==> flow/design.v <==
`timescale 1ns / 1ps
module mat_mul #
	(
        parameter integer DIM_LOG = 2,     
        parameter integer DIM = 2**DIM_LOG,
        parameter integer SIZE = DIM*DIM,
        parameter integer SIZE_LOG = 2*DIM_LOG,
        parameter integer DATA_WIDTH = 32
    )
    (
		input wire  s00_axi_aclk,
		input wire  s00_axi_aresetn,
		output wire  s00_axis_tready,
		input wire [DATA_WIDTH-1 : 0] s00_axis_tdata,
		input wire  s00_axis_tlast,
        input wire  s00_axis_tvalid,
		output wire  m00_axis_tvalid,
        output wire [DATA_WIDTH-1 : 0] m00_axis_tdata,
        output wire [(DATA_WIDTH/8)-1 : 0] m00_axis_tstrb,
        output wire  m00_axis_tlast,
        input wire  m00_axis_tready,
        input wire sel,
        input wire start
    );
	reg busy;               
	reg item_done;          
	reg matrix_done;        
	reg start_transfer;     
	reg transfer;           
	reg last_transfer;      
	reg mac_enable;         
    reg [DATA_WIDTH-1 : 0] mem_A [0 : SIZE-1];  
    reg [DATA_WIDTH-1 : 0] mem_B [0 : SIZE-1];  
    reg [DATA_WIDTH-1 : 0] mem_R [0 : SIZE-1];  
    reg [DATA_WIDTH-1 : 0] mat_A;    
    reg [DATA_WIDTH-1 : 0] mat_B;    
    reg [DATA_WIDTH-1 : 0] mat_R;    
    reg [SIZE_LOG-1 : 0] addr_stream_in;     
    reg [SIZE_LOG-1 : 0] addr_stream_out;    
    wire [SIZE_LOG-1 : 0] addr_A;    
    wire [SIZE_LOG-1 : 0] addr_B;    
    reg [SIZE_LOG-1 : 0] addr_R;     
    reg [DIM_LOG-1 : 0] row_cnt;     
    reg [DIM_LOG-1 : 0] col_cnt;     
    reg [DIM_LOG-1 : 0] tmp_cnt;     
    wire [DATA_WIDTH-1 : 0] mad;     
    reg [DATA_WIDTH-1 : 0] mac;      
    assign s00_axis_tready = !busy && !transfer && !start_transfer;  
    always @ (posedge s00_axi_aclk) begin
        if (!s00_axi_aresetn || s00_axis_tlast)
            addr_stream_in <= 0;
        else if (s00_axis_tready && s00_axis_tvalid)  
            addr_stream_in <= addr_stream_in + 1 ;  
    end
    always @ (posedge s00_axi_aclk) begin 
        if (!busy && !transfer && !start_transfer && s00_axis_tready && s00_axis_tvalid && !sel)  
            mem_A [addr_stream_in] <= s00_axis_tdata;
        if (busy)  
            mat_A <= mem_A [addr_A];
    end
    always @ (posedge s00_axi_aclk) begin
        if (!busy && !transfer && !start_transfer && s00_axis_tready && s00_axis_tvalid && sel)  
            mem_B [addr_stream_in] <= s00_axis_tdata;
        if (busy)  
            mat_B <= mem_B [addr_B];
    end
    assign m00_axis_tstrb = 4'hf;    
    assign m00_axis_tdata = mat_R;        
    assign m00_axis_tlast = last_transfer;        
    assign m00_axis_tvalid = transfer;       
    wire load_R = start_transfer || (transfer && m00_axis_tready && !last_transfer);
    always @ (posedge s00_axi_aclk) begin
        if (!s00_axi_aresetn || busy )  
            addr_stream_out <= 0;
        else if (load_R)  
            addr_stream_out <= addr_stream_out + 1 ;  
    end
    always @ (posedge s00_axi_aclk) begin
        if (!s00_axi_aresetn)
            start_transfer <= 0;
        else
            start_transfer <= matrix_done ;  
    end
    always @ (posedge s00_axi_aclk) begin
        if (!s00_axi_aresetn || (last_transfer && m00_axis_tready) )  
            transfer <= 0;
        else if (start_transfer)  
            transfer <= 1;
    end
    always @ (posedge s00_axi_aclk) begin
        if (!s00_axi_aresetn)
            last_transfer <= 0;
        else if (load_R)
            last_transfer <= (addr_stream_out == SIZE - 1) ;
        else if (transfer && m00_axis_tready)
            last_transfer <= 0;  
    end
    always @ (posedge s00_axi_aclk) begin
        if (item_done)  
            mem_R [addr_R] <= mad;  
        if (load_R)  
            mat_R <= mem_R [addr_stream_out];
    end
    always @ (posedge s00_axi_aclk) begin
        if (!s00_axi_aresetn || matrix_done )  
            busy <= 0;
        else if (start)  
            busy <= 1'b1;
    end
    always @ (posedge s00_axi_aclk) begin
        if (!s00_axi_aresetn)
            item_done <= 0;
        else
            item_done <= (tmp_cnt == DIM - 1) ;  
    end
    always @ (posedge s00_axi_aclk) begin
        if (!s00_axi_aresetn)
            matrix_done <= 0;
        else
            matrix_done <= (col_cnt == DIM-1) && (row_cnt == DIM-1) && (tmp_cnt == DIM-1) ;  
    end
    always @ (posedge s00_axi_aclk) begin
        if (!s00_axi_aresetn || (tmp_cnt == DIM ) || start )  
            tmp_cnt <= 0;
        else if (busy)  
            tmp_cnt <= tmp_cnt + 1;
    end
    always @ (posedge s00_axi_aclk) begin
        if (!s00_axi_aresetn || col_cnt==DIM && tmp_cnt==DIM || start )  
            col_cnt <= 0;
        else if (tmp_cnt==DIM -1 && col_cnt<DIM)  
            col_cnt <= col_cnt + 1;
    end
    always @ (posedge s00_axi_aclk) begin
        if (!s00_axi_aresetn || row_cnt==DIM && col_cnt==DIM && tmp_cnt==DIM || start )  
            row_cnt <= 0;
        else if (tmp_cnt==DIM -1 && col_cnt==DIM-1 && row_cnt<DIM)  
            row_cnt <= row_cnt + 1;
    end
    assign addr_A = row_cnt * DIM + tmp_cnt ;  
    assign addr_B = tmp_cnt * DIM + col_cnt ;  
    always @ (posedge s00_axi_aclk) begin
        if (!s00_axi_aresetn || start)
            addr_R <= 0;
        else if (item_done)  
            addr_R <= addr_R + 1;  
    end
    assign mad = mat_A * mat_B + mac;
    always @ (posedge s00_axi_aclk) begin
       if (!s00_axi_aresetn || item_done || start )  
           mac <= 0;
       else if (mac_enable)
           mac <= mad ;  
    end
    always @ (posedge s00_axi_aclk) begin
       if (!s00_axi_aresetn)
           mac_enable <= 0;
       else
           mac_enable <= busy ;  
    end
endmodule
Appendix: tool output

== Tool chain data of mat_mul ==
Module mat_mul before and after one edit of its RTL, step after step.
"original" refers to lines of the RTL above, "edited" to lines of the edited file.
"change" is "edited" less "original", of the values as shown; "rel. change" is that difference over "original", in percent.
Operators: Yosys type, input widths -> output width; for muxes data width and select width s.
The mark -- stands for no value.

* Top: mat_mul
* Clock: s00_axi_aclk
* Standard-cell library: sky130hd
* Timing corner: tt_025C_1v80

== The edit ==
The edit as a unified diff against the file above.
A script made this edit. It was not meant as an optimisation and need not keep what the design does.

<pre>
@@ -6,5 +6,5 @@
         parameter integer SIZE = DIM*DIM,
         parameter integer SIZE_LOG = 2*DIM_LOG,
-        parameter integer DATA_WIDTH = 32
+        parameter integer DATA_WIDTH = 64
     )
     (
</pre>

== Word level ==
Yosys after proc, flatten, opt, wreduce and memory -nomap, before mapping. Memory bits, and registers merged into a memory's read port (data or address), are not among the register bits. Print and check cells are not counted. Equal cells are merged and count once.
Yosys's memory passes give these memory sizes; they may raise the number of words (mostly to a power of two), join words into wider ones and drop unused or constant bits.

{| class="wikitable"
|+ Operators by class
! element !! original !! edited !! change !! rel. change (%)
|-
| multipliers || 1 || 1 || 0 || 0.00
|-
| reductions and logical operators || 28 || 28 || 0 || 0.00
|-
| muxes and demuxes || 11 || 11 || 0 || 0.00
|-
| $lt $le $gt $ge || 2 || 2 || 0 || 0.00
|-
| equality and inequality tests || 4 || 4 || 0 || 0.00
|-
| add/sub/neg operators || 9 || 9 || 0 || 0.00
|}

{| class="wikitable"
|+ Operator list
! kind !! original !! edited !! change !! rel. change (%)
|-
| $mux 32 || 3 || 0 || -3 || -100.00
|-
| $mux 64 || 0 || 3 || +3 || --
|-
| $add 32x32->32 || 1 || 0 || -1 || -100.00
|-
| $mul 32x32->32 || 1 || 0 || -1 || -100.00
|-
| $add 64x64->64 || 0 || 1 || +1 || --
|-
| $mul 64x64->64 || 0 || 1 || +1 || --
|-
| $logic_and 1x1->1 || 13 || 13 || 0 || 0.00
|-
| $logic_or 1x1->1 || 8 || 8 || 0 || 0.00
|-
| $logic_not 1->1 || 6 || 6 || 0 || 0.00
|-
| $mux 1 || 5 || 5 || 0 || 0.00
|-
| $add 2x1->2 const B || 3 || 3 || 0 || 0.00
|-
| $add 4x1->4 const B || 3 || 3 || 0 || 0.00
|-
| $eq 2x2->1 const B || 3 || 3 || 0 || 0.00
|-
| $mux 4 || 3 || 3 || 0 || 0.00
|-
| $add 4x2->4 || 2 || 2 || 0 || 0.00
|-
| $lt 2x3->1 const B || 2 || 2 || 0 || 0.00
|-
| $eq 4x4->1 const B || 1 || 1 || 0 || 0.00
|-
| $reduce_bool 2->1 || 1 || 1 || 0 || 0.00
|}

{| class="wikitable"
|+ Storage and ports
! element !! original !! edited !! change !! rel. change (%)
|-
| register bits || 57 || 89 || +32 || +56.14
|-
| RAM bits || 1536 || 3072 || +1536 || +100.00
|-
| clocked read ports x word width || 96 || 192 || +96 || +100.00
|-
| output and inout port bits || 39 || 75 || +36 || +92.31
|-
| word-level cells || 72 || 72 || 0 || 0.00
|-
| memory cells || 3 || 3 || 0 || 0.00
|}

{| class="wikitable"
|+ Memory list
! element !! original !! edited
|-
| words x width with read and write ports || mem_A 16x32 r1 w1; mem_B 16x32 r1 w1; mem_R 16x32 r1 w1 || mem_A 16x64 r1 w1; mem_B 16x64 r1 w1; mem_R 16x64 r1 w1
|}

== Longest topological paths ==
Yosys ltp: most cells in a row. Word level: on the elaborated netlist, between registers, memories and ports. Mapped: between sequential cells and ports; inverters and the memories' decode and read muxes count.

{| class="wikitable"
|+ Logic depth
! element !! original !! edited !! change !! rel. change (%)
|-
| word-level depth || 6 || 6 || 0 || 0.00
|-
| ABC_AREA || 0 || 0 || -- || --
|-
| mapped depth || 30 || 35 || +5 || +16.67
|-
| depth with buffers taken out || 27 || 32 || +5 || +18.52
|}

== After synthesis ==
The flow's flattened synthesis, as Yosys stat reports it; memories are mapped. The netlist is that of the ABC_AREA named above (0 if unset); the other value can give another one.

{| class="wikitable"
|+ Synthesis totals
! element !! original !! edited !! change !! rel. change (%)
|-
| chip area (Yosys) (sq um) || 79650.1 || 188894.9 || +109244.8 || +137.16
|-
| flip-flops || 1689 || 3353 || +1664 || +98.52
|-
| area of sequential cells (sq um) || 50148.1 || 99795.7 || +49647.6 || +99.00
|-
| cell count || 4418 || 11946 || +7528 || +170.39
|-
| buffer cells || 219 || 697 || +478 || +218.26
|}

{| class="wikitable"
|+ Cell types
! type !! original !! edited !! change !! rel. change (%)
|-
| sky130_fd_sc_hd__edfxtp_1 || 1632 || 3264 || +1632 || +100.00
|-
| sky130_fd_sc_hd__fa_1 || 438 || 1893 || +1455 || +332.19
|-
| sky130_fd_sc_hd__inv_1 || 508 || 1787 || +1279 || +251.77
|-
| sky130_fd_sc_hd__and2_1 || 310 || 1149 || +839 || +270.65
|-
| sky130_fd_sc_hd__nand2_1 || 275 || 1042 || +767 || +278.91
|-
| sky130_fd_sc_hd__mux4_2 || 480 || 960 || +480 || +100.00
|-
| sky130_fd_sc_hd__clkbuf_1 || 144 || 593 || +449 || +311.81
|-
| sky130_fd_sc_hd__ha_1 || 136 || 333 || +197 || +144.85
|-
| sky130_fd_sc_hd__xnor2_1 || 73 || 151 || +78 || +106.85
|-
| sky130_fd_sc_hd__a21oi_1 || 31 || 83 || +52 || +167.74
|-
| sky130_fd_sc_hd__buf_1 || 42 || 89 || +47 || +111.90
|-
| sky130_fd_sc_hd__dfxtp_1 || 57 || 89 || +32 || +56.14
|-
| sky130_fd_sc_hd__nor2_1 || 91 || 122 || +31 || +34.07
|-
| sky130_fd_sc_hd__o21ai_0 || 7 || 38 || +31 || +442.86
|-
| sky130_fd_sc_hd__nand3_1 || 5 || 29 || +24 || +480.00
|-
| sky130_fd_sc_hd__buf_2 || 29 || 7 || -22 || -75.86
|-
| sky130_fd_sc_hd__xor2_1 || 27 || 48 || +21 || +77.78
|-
| sky130_fd_sc_hd__mux2i_1 || 31 || 49 || +18 || +58.06
|}

Not every row of either side is listed.

== Path before layout ==
Path of least setup slack by OpenSTA after synthesis, without wires, with an ideal clock, recovery checks aside; 20% of the period is set as input and as output delay. Where synthesis merged equal registers, the netlist keeps one of their names.

{| class="wikitable"
|+ Timing path after synthesis
! element !! original !! edited !! change !! rel. change (%)
|-
| path type || reg-to-reg || reg-to-reg || -- || --
|-
| start point || register mat_B[2] || register mat_B[1] || -- || --
|-
| end point || memory mem_R[0][25] || memory mem_R[0][61] || -- || --
|-
| clock period (ns) || 10.0 || 10.0 || 0.0 || 0.00
|-
| stages || 27 || 31 || +4 || +14.81
|-
| arrival (ns) || 7.073 || 8.644 || +1.571 || +22.21
|-
| slack (ns) || 2.630 || 1.059 || -1.571 || --
|-
| path delay (ns) || 7.370 || 8.941 || +1.571 || +21.32
|-
| period reached after synthesis (ns) || 7.37 || 8.941 || +1.571 || +21.32
|}

"path delay" = arrival - input delay + setup time.
"stages": output pins that drive a net of the path, with the launching flip-flop's if there is one; two outputs of one cell count as two.
"period reached after synthesis" = period - worst setup slack (recovery checks aside). The figure is calculated, with input and output delays left at 20% of the set period.
The rows between start and end are the longest chain of elaborated cells between them; the timing report does not say that the signal goes this way. Where chains are equally long, one stands for them.
Each line given opens the expression or statement behind the cell; cells for indexed reads and writes are added by Yosys, which also makes memories of some case tables.

Between the ends, after synthesis, original:
* Path through: sky130_fd_sc_hd__edfxtp_1 -> sky130_fd_sc_hd__clkbuf_1 -> sky130_fd_sc_hd__clkbuf_1 -> sky130_fd_sc_hd__and2_1 -> sky130_fd_sc_hd__fa_1 -> sky130_fd_sc_hd__fa_1 -> sky130_fd_sc_hd__fa_1 -> sky130_fd_sc_hd__inv_1 -> sky130_fd_sc_hd__fa_1 -> sky130_fd_sc_hd__inv_1 -> sky130_fd_sc_hd__fa_1 -> sky130_fd_sc_hd__fa_1 -> sky130_fd_sc_hd__fa_1 -> sky130_fd_sc_hd__inv_1 -> sky130_fd_sc_hd__fa_1 -> sky130_fd_sc_hd__inv_1 -> sky130_fd_sc_hd__ha_1 -> sky130_fd_sc_hd__buf_2 -> sky130_fd_sc_hd__nand4_1 -> sky130_fd_sc_hd__or2_1 -> sky130_fd_sc_hd__nor2_1 -> sky130_fd_sc_hd__a21oi_1 -> sky130_fd_sc_hd__a21boi_0 -> sky130_fd_sc_hd__o21a_1 -> sky130_fd_sc_hd__o21ai_1 -> sky130_fd_sc_hd__and2b_1 -> sky130_fd_sc_hd__xnor2_1
* Length of the longest elaborated chain: 3
* Elaborated cells on any way between the ends: 3
* Source lines of those cells: 2
* Classes of those cells: add/sub: 1; mul: 1; mux: 1

{| class="wikitable"
|+ Ends and longest elaborated chain, after synthesis, original
! element !! RTL line !! RTL
|-
| start: declaration || 36 || <nowiki>reg [DATA_WIDTH-1 : 0] mat_B;</nowiki>
|-
| $mul 32x32->32 || 148 || <nowiki>assign mad = mat_A * mat_B + mac;</nowiki>
|-
| $add 32x32->32 || 148 ||
|-
| $mux 32 || 99 || <nowiki>if (item_done)</nowiki>
|-
| end: declaration || 34 || <nowiki>reg [DATA_WIDTH-1 : 0] mem_R [0 : SIZE-1];</nowiki>
|}

Between the ends, after synthesis, edited:
* Path through: sky130_fd_sc_hd__edfxtp_1 -> sky130_fd_sc_hd__clkbuf_1 -> sky130_fd_sc_hd__clkbuf_1 -> sky130_fd_sc_hd__nand2_1 -> sky130_fd_sc_hd__fa_1 -> sky130_fd_sc_hd__inv_1 -> sky130_fd_sc_hd__fa_1 -> sky130_fd_sc_hd__fa_1 -> sky130_fd_sc_hd__fa_1 -> sky130_fd_sc_hd__fa_1 -> sky130_fd_sc_hd__inv_1 -> sky130_fd_sc_hd__fa_1 -> sky130_fd_sc_hd__inv_1 -> sky130_fd_sc_hd__fa_1 -> sky130_fd_sc_hd__inv_1 -> sky130_fd_sc_hd__fa_1 -> sky130_fd_sc_hd__inv_1 -> sky130_fd_sc_hd__fa_1 -> sky130_fd_sc_hd__fa_1 -> sky130_fd_sc_hd__ha_1 -> sky130_fd_sc_hd__clkbuf_1 -> sky130_fd_sc_hd__nand4_1 -> sky130_fd_sc_hd__nor3_1 -> sky130_fd_sc_hd__inv_1 -> sky130_fd_sc_hd__a211oi_1 -> sky130_fd_sc_hd__o2111ai_1 -> sky130_fd_sc_hd__a21oi_1 -> sky130_fd_sc_hd__o21ai_0 -> sky130_fd_sc_hd__a21boi_0 -> sky130_fd_sc_hd__nor2_1 -> sky130_fd_sc_hd__xnor2_1
* Length of the longest elaborated chain: 3
* Elaborated cells on any way between the ends: 3
* Source lines of those cells: 2
* Classes of those cells: add/sub: 1; mul: 1; mux: 1

{| class="wikitable"
|+ Ends and longest elaborated chain, after synthesis, edited
! element !! RTL line !! RTL
|-
| start: declaration || 36 || <nowiki>reg [DATA_WIDTH-1 : 0] mat_B;</nowiki>
|-
| $mul 64x64->64 || 148 || <nowiki>assign mad = mat_A * mat_B + mac;</nowiki>
|-
| $add 64x64->64 || 148 ||
|-
| $mux 64 || 99 || <nowiki>if (item_done)</nowiki>
|-
| end: declaration || 34 || <nowiki>reg [DATA_WIDTH-1 : 0] mem_R [0 : SIZE-1];</nowiki>
|}

== Path in the finished layout ==
From the final timing report of the runs of pair A: the path of least setup slack in the routed layout; clock arrival at registers is part of the times.

{| class="wikitable"
|+ Timing path post-layout
! element !! original !! edited !! change !! rel. change (%)
|-
| path type || reg-to-reg || reg-to-reg || -- || --
|-
| start point || register mat_B[7] || register mat_B[10] || -- || --
|-
| end point || memory mem_R[1][30] || memory mem_R[1][60] || -- || --
|-
| stages || 23 || 31 || +8 || +34.78
|-
| clock period (ns) || 10.0 || 10.0 || 0.0 || 0.00
|-
| arrival (ns) || 8.95 || 10.42 || +1.47 || +16.42
|-
| slack (ns) || 1.48 || 0.27 || -1.21 || --
|}

The rows between start and end are the longest chain of elaborated cells between them; the timing report does not say that the signal goes this way. Where chains are equally long, one stands for them.

Between the ends, post-layout, original:
* Path through: sky130_fd_sc_hd__edfxtp_1 -> sky130_fd_sc_hd__and2_1 -> sky130_fd_sc_hd__fa_1 -> sky130_fd_sc_hd__fa_1 -> sky130_fd_sc_hd__fa_1 -> sky130_fd_sc_hd__inv_1 -> sky130_fd_sc_hd__fa_1 -> sky130_fd_sc_hd__inv_1 -> sky130_fd_sc_hd__fa_1 -> sky130_fd_sc_hd__inv_1 -> sky130_fd_sc_hd__fa_1 -> sky130_fd_sc_hd__inv_1 -> sky130_fd_sc_hd__fa_1 -> sky130_fd_sc_hd__inv_1 -> sky130_fd_sc_hd__fa_1 -> sky130_fd_sc_hd__inv_1 -> sky130_fd_sc_hd__ha_1 -> sky130_fd_sc_hd__nand4_1 -> sky130_fd_sc_hd__or2_1 -> sky130_fd_sc_hd__o31ai_2 -> sky130_fd_sc_hd__a31oi_4 -> sky130_fd_sc_hd__o21bai_2 -> sky130_fd_sc_hd__xor2_1
* Length of the longest elaborated chain: 3
* Elaborated cells on any way between the ends: 3
* Source lines of those cells: 2
* Classes of those cells: add/sub: 1; mul: 1; mux: 1

{| class="wikitable"
|+ Ends and longest elaborated chain, post-layout, original
! element !! RTL line !! RTL
|-
| start: declaration || 36 || <nowiki>reg [DATA_WIDTH-1 : 0] mat_B;</nowiki>
|-
| $mul 32x32->32 || 148 || <nowiki>assign mad = mat_A * mat_B + mac;</nowiki>
|-
| $add 32x32->32 || 148 ||
|-
| $mux 32 || 99 || <nowiki>if (item_done)</nowiki>
|-
| end: declaration || 34 || <nowiki>reg [DATA_WIDTH-1 : 0] mem_R [0 : SIZE-1];</nowiki>
|}

Between the ends, post-layout, edited:
* Path through: sky130_fd_sc_hd__edfxtp_1 -> sky130_fd_sc_hd__buf_12 -> sky130_fd_sc_hd__buf_4 -> sky130_fd_sc_hd__and2_1 -> sky130_fd_sc_hd__fa_1 -> sky130_fd_sc_hd__fa_1 -> sky130_fd_sc_hd__inv_1 -> sky130_fd_sc_hd__fa_1 -> sky130_fd_sc_hd__inv_1 -> sky130_fd_sc_hd__fa_1 -> sky130_fd_sc_hd__fa_1 -> sky130_fd_sc_hd__inv_1 -> sky130_fd_sc_hd__fa_1 -> sky130_fd_sc_hd__inv_1 -> sky130_fd_sc_hd__fa_1 -> sky130_fd_sc_hd__ha_1 -> sky130_fd_sc_hd__fa_1 -> sky130_fd_sc_hd__fa_1 -> sky130_fd_sc_hd__ha_1 -> sky130_fd_sc_hd__a21oi_1 -> sky130_fd_sc_hd__nand2_1 -> sky130_fd_sc_hd__a21oi_1 -> sky130_fd_sc_hd__o21ai_0 -> sky130_fd_sc_hd__a211oi_2 -> sky130_fd_sc_hd__o31ai_1 -> sky130_fd_sc_hd__buf_4 -> sky130_fd_sc_hd__buf_4 -> sky130_fd_sc_hd__a21oi_1 -> sky130_fd_sc_hd__o211ai_1 -> sky130_fd_sc_hd__xor2_1 -> sky130_fd_sc_hd__buf_4
* Length of the longest elaborated chain: 3
* Elaborated cells on any way between the ends: 3
* Source lines of those cells: 2
* Classes of those cells: add/sub: 1; mul: 1; mux: 1

{| class="wikitable"
|+ Ends and longest elaborated chain, post-layout, edited
! element !! RTL line !! RTL
|-
| start: declaration || 36 || <nowiki>reg [DATA_WIDTH-1 : 0] mat_B;</nowiki>
|-
| $mul 64x64->64 || 148 || <nowiki>assign mad = mat_A * mat_B + mac;</nowiki>
|-
| $add 64x64->64 || 148 ||
|-
| $mux 64 || 99 || <nowiki>if (item_done)</nowiki>
|-
| end: declaration || 34 || <nowiki>reg [DATA_WIDTH-1 : 0] mem_R [0 : SIZE-1];</nowiki>
|}

Nets of the timed path that keep an RTL name, with a line that drives or declares them; the list need not be complete.

{| class="wikitable"
|+ Nets with RTL names, path post-layout, edited
! net !! RTL line
|-
| mad[60] || 148
|}

== Measured runs ==
Both versions went through the flow (Yosys, OpenROAD) with the same settings in each pair. Constraints: input delay and output delay 20% of the set period each, output load 0.01 pF.

Settings, pair A:
* CORE_UTILIZATION: 40
* PLACE_DENSITY: 0.6
* period_ns: 10.0
* CAP_MARGIN: 20
* CORE_MARGIN: 2
* SLEW_MARGIN: 20

{| class="wikitable"
|+ Results, pair A
! element !! original !! edited !! change !! rel. change (%)
|-
| summed negative setup slack (ns) || 0.000 || 0.000 || 0.000 || --
|-
| setup slack of the critical path (ns) || 1.478 || 0.266 || -1.212 || --
|-
| period reached (ns) || 8.522 || 9.734 || +1.212 || +14.22
|-
| total die area (sq um) || 202712.0 || 477751.0 || +275039.0 || +135.68
|-
| post-layout utilization (%) || 45.2 || 44.8 || -0.4 || --
|-
| synthesis area (sq um) || 79650.1 || 188894.9 || +109244.8 || +137.16
|-
| standard-cell area after layout (sq um) || 89305.7 || 210722.0 || +121416.3 || +135.96
|-
| lowest hold slack (ns) || 0.405 || 0.458 || +0.053 || --
|}

Settings, pair B:
* ABC_AREA: 0
* CELL_PAD_IN_SITES_DETAIL_PLACEMENT: 2
* CELL_PAD_IN_SITES_GLOBAL_PLACEMENT: 2
* CORE_UTILIZATION: 47
* SLEW_MARGIN: 5
* period_ns: 7.07
* CAP_MARGIN: 20
* CORE_MARGIN: 2

{| class="wikitable"
|+ Results, pair B
! element !! original !! edited
|-
| summed negative setup slack (ns) || -26.781 || --
|-
| setup slack of the critical path (ns) || -0.325 || --
|-
| period reached (ns) || 7.395 || --
|-
| total die area (sq um) || 172777.0 || --
|-
| post-layout utilization (%) || 54.6 || --
|-
| synthesis area (sq um) || 79650.1 || --
|-
| standard-cell area after layout (sq um) || 92274.7 || --
|-
| lowest hold slack (ns) || 0.459 || --
|}

pair B, edited: incomplete, placement halted on DPL-0033.
"period reached" is the run's clock period less its worst setup slack. It is reckoned from that one timing run; input and output delays stay at 20% of the period that was set.
